==> flow/design.v <==
`timescale 1ns / 1ps
module magnitude_wrapper(
	input aclk,
	input aresetn,
	input s_i_data_valid,
	output reg s_o_data_ready,
	input [31:0] s_i_data,
	output reg m_o_data_valid,
	input m_i_data_ready,
	output reg [31:0] m_o_data
    );
	reg [31:0] o_data_temp;
	reg [15:0] data_real;
	reg [15:0] data_imag;
	reg start_calc;
	reg ack_calc;
	wire [15:0] in_real = s_i_data[15:0];
	wire [15:0] in_imag = s_i_data[31:16];
	always @ (posedge aclk)
		begin
			if (aresetn == 0) begin
				s_o_data_ready <= 1'b0;
				start_calc <= 1'b0;
			end
			if (ack_calc == 1'b1) begin
				start_calc <= 0;
			end
			if ( (s_i_data_valid == 1'b1) && (ack_calc == 0)) begin
				if (in_real[15] == 1'b1)
					data_real <= ~in_real + 16'd1;
				else
					data_real <= in_real;
				if (in_imag[15] == 1'b1)
					data_imag <= ~in_imag + 16'd1;
				else
					data_imag <= in_imag;
				s_o_data_ready <= 1;
				start_calc <= 1'b1;
			end
		end
	always @ (posedge aclk)
		begin
			if (aresetn == 0) begin
				ack_calc <= 0;
			end
			if (start_calc == 1'b1) begin
				ack_calc <= 1;
				o_data_temp <= data_real*data_real + data_imag*data_imag;
			end
			else begin
				ack_calc <= 0;
			end
		end
	always @ (posedge aclk)
		begin
			if (aresetn == 0) begin
				m_o_data_valid <= 1'b0;
			end
			if (m_i_data_ready == 1'b1) begin
				if (ack_calc == 0) begin
					m_o_data_valid <= 1'b0;
				end
				else begin
					m_o_data_valid <= 1'b1;
					m_o_data <= o_data_temp;
				end
			end
		end
endmodule
# From RTL to reports: magnitude_wrapper
# Tool output for the design above before and after an edit, in the order of the flow.
# Lines under "before" count in the file above, lines under "after" in the edited file.
# "change" is "after" less "before", of the values as shown; "change_rel_pct" is that difference over "before", in percent.
# Operators carry their Yosys type and port widths (W data, S select, Z words).
# Cell names lack the library's common part.
inputs:
  top_module: "magnitude_wrapper"
  clock: "aclk"
  cell_library: "sky130hd"
  pvt_corner: "tt_025C_1v80"

# Diff
# The edit as a unified diff against the file above.
# This change comes from a script, not from a designer. The edited design behaves differently; no optimisation was intended.
# begin of diff
@@ -8,6 +8,8 @@
 	output reg m_o_data_valid,
 	input m_i_data_ready,
-	output reg [31:0] m_o_data
+	output reg [31:0] m_o_data_pin
     );
+	reg [31:0] m_o_data;
+	always @(posedge aclk) m_o_data_pin <= m_o_data;
 	reg [31:0] o_data_temp;
 	reg [15:0] data_real;
# end of diff

# Word level
# Counts by Yosys on the flattened word-level netlist (proc, flatten, opt, wreduce; memories kept). Register bits leave out memories and registers merged into their read ports (data or address). Print and check cells are left out. Cells with the same type and inputs are merged into one.
op_classes:
  columns: ["element", "before", "after", "change", "change_rel_pct"]
  rows:
  - ["n_cmp", 0, 0, 0, null]
  - ["n_mul", 2, 2, 0, 0.00]
  - ["addsub", 3, 3, 0, 0.00]
  - ["shifts", 0, 0, 0, null]
  - ["div", 0, 0, 0, null]
  - ["n_eq", 2, 2, 0, 0.00]
  - ["mux", 7, 7, 0, 0.00]
  - ["reduce_logical", 2, 2, 0, 0.00]
  - ["n_logic", 3, 3, 0, 0.00]
# Operator kinds equal on both sides are left out: 10.
word_totals:
  columns: ["element", "before", "after", "change", "change_rel_pct"]
  rows:
  - ["rom_bits", 0, 0, 0, null]
  - ["clocked_rd_ports_x_width", 0, 0, 0, null]
  - ["ramBits", 0, 0, 0, null]
  - ["in_bits", 36, 36, 0, 0.00]
  - ["memories", 0, 0, 0, null]
  - ["ff_bits", 100, 132, 32, 32.00]
  - ["latch_bits", 0, 0, 0, null]

# Depth
# Depth = most cells in a row (Yosys ltp): at word level without a register or memory, in the mapped netlist without a sequential cell, where the memories' decode and read muxes count.
depth:
  columns: ["element", "before", "after", "change", "change_rel_pct"]
  rows:
  - ["ltp_word", 3, 3, 0, 0.00]
  - ["ABC_AREA", "0", "0", null, null]
  - ["ltp_mapped", 27, 27, 0, 0.00]
  - ["mapped_depth_nobuf", 24, 25, 1, 4.17]

# Mapped cells and area
# The flow's flattened synthesis, as Yosys stat reports it; memories are mapped. The netlist is that of the ABC_AREA named above (0 if unset); the other value can give another one.
by_type:
  columns: ["type", "before", "after", "change", "change_rel_pct"]
  rows:
  - ["dfxtp_1", 3, 35, 32, 1066.67]
  - ["nand2_1", 133, 120, -13, -9.77]
  - ["a211oi_1", 7, 2, -5, -71.43]
  - ["xnor2_1", 47, 51, 4, 8.51]
  - ["nor2_1", 36, 40, 4, 11.11]
  - ["nor3_1", 10, 6, -4, -40.00]
  - ["and3_1", 5, 2, -3, -60.00]
  - ["o21a_1", 4, 7, 3, 75.00]
  - ["a21oi_1", 20, 22, 2, 10.00]
  - ["nor2b_1", 10, 12, 2, 20.00]
  - ["nand2b_1", 7, 9, 2, 28.57]
  - ["a31oi_1", 5, 3, -2, -40.00]
  - ["a21boi_0", 4, 2, -2, -50.00]
  - ["nand3b_1", 3, 1, -2, -66.67]
  - ["o21bai_1", 3, 5, 2, 66.67]
  - ["a211o_1", 2, 0, -2, -100.00]
  - ["a311o_1", 2, 0, -2, -100.00]
  - ["and4_4", 2, 0, -2, -100.00]
# Cell types equal on both sides are left out: 13.
# The list need not be complete.
mapped:
  columns: ["element", "before", "after", "change", "change_rel_pct"]
  rows:
  - ["mapped_area_um2", 18541.5, 19083.3, 541.8, 2.92]
  - ["seq_area_um2", 2972.9, 3613.5, 640.6, 21.55]
  - ["buf_cells", 47, 45, -2, -4.26]
  - ["mapped_cells", 1791, 1804, 13, 0.73]
  - ["ff_cells", 100, 132, 32, 32.00]

# Worst setup path after synthesis
# OpenSTA on the mapped netlist: ideal clock, no wires. The path of least setup slack (recovery checks aside). Input and output delay are each 20% of the period. Register names are those of the netlist, which keeps one name where synthesis merged equal registers.
synth_timing:
  columns: ["element", "before", "after", "change", "change_rel_pct"]
  rows:
  - ["path_type", "register to register", "register to register", null, null]
  - ["from", "reg data_real[4]", "reg data_real[4]", null, null]
  - ["to", "reg o_data_temp[30]", "reg o_data_temp[31]", null, null]
  - ["t_arrival_ps", 6777, 6829, 52, 0.77]
  - ["setup_time_ps", 261, 261, 0, null]
  - ["slack_ps", 2962, 2910, -52, null]
  - ["path_delay_ps", 7038, 7090, 52, 0.74]
  - ["n_path_buf", 1, 1, 0, 0.00]
  - ["required_ps", 9739, 9739, 0, 0.00]
  - ["driving_pins", 22, 22, 0, 0.00]
  - ["period_ps", 10000, 10000, 0, 0.00]
  - ["t_first_pin_ps", 0, 0, 0, null]
  - ["synth_period_reached_ps", 7038, 7090, 52, 0.74]
# "path_delay_ps" = arrival - input delay + setup time.
# "driving_pins": output pins that drive a net of the path, with the launching flip-flop's if there is one; two outputs of one cell count as two.
# "synth_period_reached_ps" = period - worst setup slack (recovery checks aside). The figure is calculated, with input and output delays left at 20% of the set period.
# Between the ends stands the longest chain of elaborated cells between them, by number of cells; it is not shown to be the way that was timed. Of several equally long chains one is given.
# Each line given opens the expression or statement behind the cell; cells for indexed reads and writes are added by Yosys, which also makes memories of some case tables.
synth_between_before:
  path_cell_list: "edfxtp_1 -> clkbuf_1 -> nand2_1 -> fa_1 -> inv_1 -> fa_1 -> inv_1 -> fa_1 -> fa_1 -> inv_1 -> fa_1 -> fa_1 -> fa_1 -> fa_1 -> ha_1 -> and4_4 -> and2_4 -> nand3_4 -> a2111o_1 -> a21o_1 -> and4_4 -> a311o_1"
  elab_chain_len: 2
  cone_cells: 2
  cone_lines: 1
  cone_classes: "add/sub: 1; mul: 1"
synth_rtl_before:
  columns: ["element", "line_no", "text"]
  rows:
  - ["start: declaration", 13, "reg [15:0] data_real;"]
  - ["start: assignment", 30, "data_real <= ~in_real + 16'd1;"]
  - ["start: assignment", 32, "data_real <= in_real;"]
  - ["$mul A16 B16 Y32", 48, "o_data_temp <= data_real*data_real + data_imag*data_imag;"]
  - ["$add A32 B32 Y32", 48, null]
  - ["end: assignment", 48, null]
  - ["end: declaration", 12, "reg [31:0] o_data_temp;"]
synth_between_after:
  path_cell_list: "edfxtp_1 -> clkbuf_1 -> and2_1 -> fa_1 -> fa_1 -> inv_1 -> fa_1 -> fa_1 -> inv_1 -> fa_1 -> fa_1 -> fa_1 -> fa_1 -> ha_1 -> and3_1 -> o211a_1 -> a2111oi_4 -> o211ai_2 -> a2111oi_4 -> o31ai_2 -> a211oi_2 -> xnor2_1"
  elab_chain_len: 2
  cone_cells: 2
  cone_lines: 1
  cone_classes: "add/sub: 1; mul: 1"
synth_rtl_after:
  columns: ["element", "line_no", "text"]
  rows:
  - ["start: declaration", 15, "reg [15:0] data_real;"]
  - ["start: assignment", 32, "data_real <= ~in_real + 16'd1;"]
  - ["start: assignment", 34, "data_real <= in_real;"]
  - ["$mul A16 B16 Y32", 50, "o_data_temp <= data_real*data_real + data_imag*data_imag;"]
  - ["$add A32 B32 Y32", 50, null]
  - ["end: assignment", 50, null]
  - ["end: declaration", 14, "reg [31:0] o_data_temp;"]

# Worst path after layout
# From the final timing report of the runs of set A: the path of least setup slack in the routed layout; clock arrival at registers is part of the times.
# The path's times are printed in steps of 10 ps; the period is the one set.
layout_timing:
  columns: ["element", "before", "after", "change", "change_rel_pct"]
  rows:
  - ["path_type", "register to register", "register to register", null, null]
  - ["from", "reg data_real[11]", "reg data_real[9]", null, null]
  - ["to", "reg o_data_temp[31]", "reg o_data_temp[28]", null, null]
  - ["t_arrival_ps", 8160, 8170, 10, 0.12]
  - ["slack_ps", 1970, 2100, 130, null]
  - ["n_path_buf", 0, 0, 0, null]
  - ["t_first_pin_ps", 380, 420, 40, 10.53]
  - ["period_ps", 10000, 10000, 0, 0.00]
  - ["required_ps", 10120, 10270, 150, 1.48]
  - ["setup_time_ps", 250, 160, -90, null]
  - ["driving_pins", 23, 22, -1, -4.35]
# Between the ends stands the longest chain of elaborated cells between them, by number of cells; it is not shown to be the way that was timed. Of several equally long chains one is given.
layout_between_before:
  path_cell_list: "edfxtp_1 -> inv_1 -> nor2_1 -> fa_1 -> inv_1 -> fa_1 -> fa_1 -> fa_1 -> inv_1 -> fa_1 -> fa_1 -> fa_1 -> inv_1 -> fa_1 -> inv_1 -> ha_1 -> a211oi_1 -> o21ai_0 -> a221oi_1 -> a2bb2oi_1 -> a31oi_1 -> o21ai_0 -> a211oi_1"
  elab_chain_len: 2
  cone_cells: 2
  cone_lines: 1
  cone_classes: "add/sub: 1; mul: 1"
layout_rtl_before:
  columns: ["element", "line_no", "text"]
  rows:
  - ["start: declaration", 13, "reg [15:0] data_real;"]
  - ["start: assignment", 30, "data_real <= ~in_real + 16'd1;"]
  - ["start: assignment", 32, "data_real <= in_real;"]
  - ["$mul A16 B16 Y32", 48, "o_data_temp <= data_real*data_real + data_imag*data_imag;"]
  - ["$add A32 B32 Y32", 48, null]
  - ["end: assignment", 48, null]
  - ["end: declaration", 12, "reg [31:0] o_data_temp;"]
layout_between_after:
  path_cell_list: "edfxtp_1 -> inv_1 -> nor2_1 -> fa_1 -> fa_1 -> fa_1 -> inv_1 -> fa_1 -> inv_1 -> fa_1 -> fa_1 -> fa_1 -> inv_1 -> fa_1 -> inv_1 -> ha_1 -> nand4_1 -> or4_1 -> o21a_1 -> o21a_1 -> or4b_1 -> o2111ai_1"
  elab_chain_len: 2
  cone_cells: 2
  cone_lines: 1
  cone_classes: "add/sub: 1; mul: 1"
layout_rtl_after:
  columns: ["element", "line_no", "text"]
  rows:
  - ["start: declaration", 15, "reg [15:0] data_real;"]
  - ["start: assignment", 32, "data_real <= ~in_real + 16'd1;"]
  - ["start: assignment", 34, "data_real <= in_real;"]
  - ["$mul A16 B16 Y32", 50, "o_data_temp <= data_real*data_real + data_imag*data_imag;"]
  - ["$add A32 B32 Y32", 50, null]
  - ["end: assignment", 50, null]
  - ["end: declaration", 14, "reg [31:0] o_data_temp;"]

# Measured runs
# Both versions went through the flow (Yosys, OpenROAD) with the same settings in each pair. Constraints: input delay and output delay 20% of the set period each, output load 0.01 pF.
settings_set_A:
  CORE_UTILIZATION: 40
  period_ns: 10.0
  CAP_MARGIN: 20
  CORE_MARGIN: 2
  SLEW_MARGIN: 20
results_set_A:
  columns: ["element", "before", "after", "change", "change_rel_pct"]
  rows:
  - ["synthArea_um2", 18541.5, 19083.3, 541.8, 2.92]
  - ["utilization_frac", 0.441, 0.441, 0.000, null]
  - ["final_die_area_um2", 48092.5, 49470.7, 1378.2, 2.87]
  - ["timing.hold.ws_ps", 421, 335, -86, null]
  - ["period_less_ws_ps", 8034, 7903, -131, -1.63]
  - ["setup_worst_slack_ps", 1966, 2097, 131, null]
  - ["post_route_stdcell_area_um2", 20119.3, 20946.3, 827.0, 4.11]
  - ["timing.setup.tns_ps", 0, 0, 0, null]
settings_set_B:
  ABC_AREA: 0
  CELL_PAD_IN_SITES_GLOBAL_PLACEMENT: 0
  CORE_UTILIZATION: 67
  GPL_ROUTABILITY_DRIVEN: 1
  MAX_ROUTING_LAYER: "met5"
  period_ns: 11.8
  CAP_MARGIN: 20
  CORE_MARGIN: 2
  SLEW_MARGIN: 20
results_set_B:
  columns: ["element", "before", "after", "change", "change_rel_pct"]
  rows:
  - ["synthArea_um2", 18541.5, 19083.3, 541.8, 2.92]
  - ["utilization_frac", 0.731, 0.741, 0.010, null]
  - ["final_die_area_um2", 29020.8, 29847.7, 826.9, 2.85]
  - ["timing.hold.ws_ps", 375, 333, -42, null]
  - ["period_less_ws_ps", 7959, 7838, -121, -1.52]
  - ["setup_worst_slack_ps", 3841, 3962, 121, null]
  - ["post_route_stdcell_area_um2", 19766.5, 20711.1, 944.6, 4.78]
  - ["timing.setup.tns_ps", 0, 0, 0, null]
# "period_less_ws_ps" = clock period - worst setup slack. The figure is calculated, with input and output delays left at 20% of the set period.
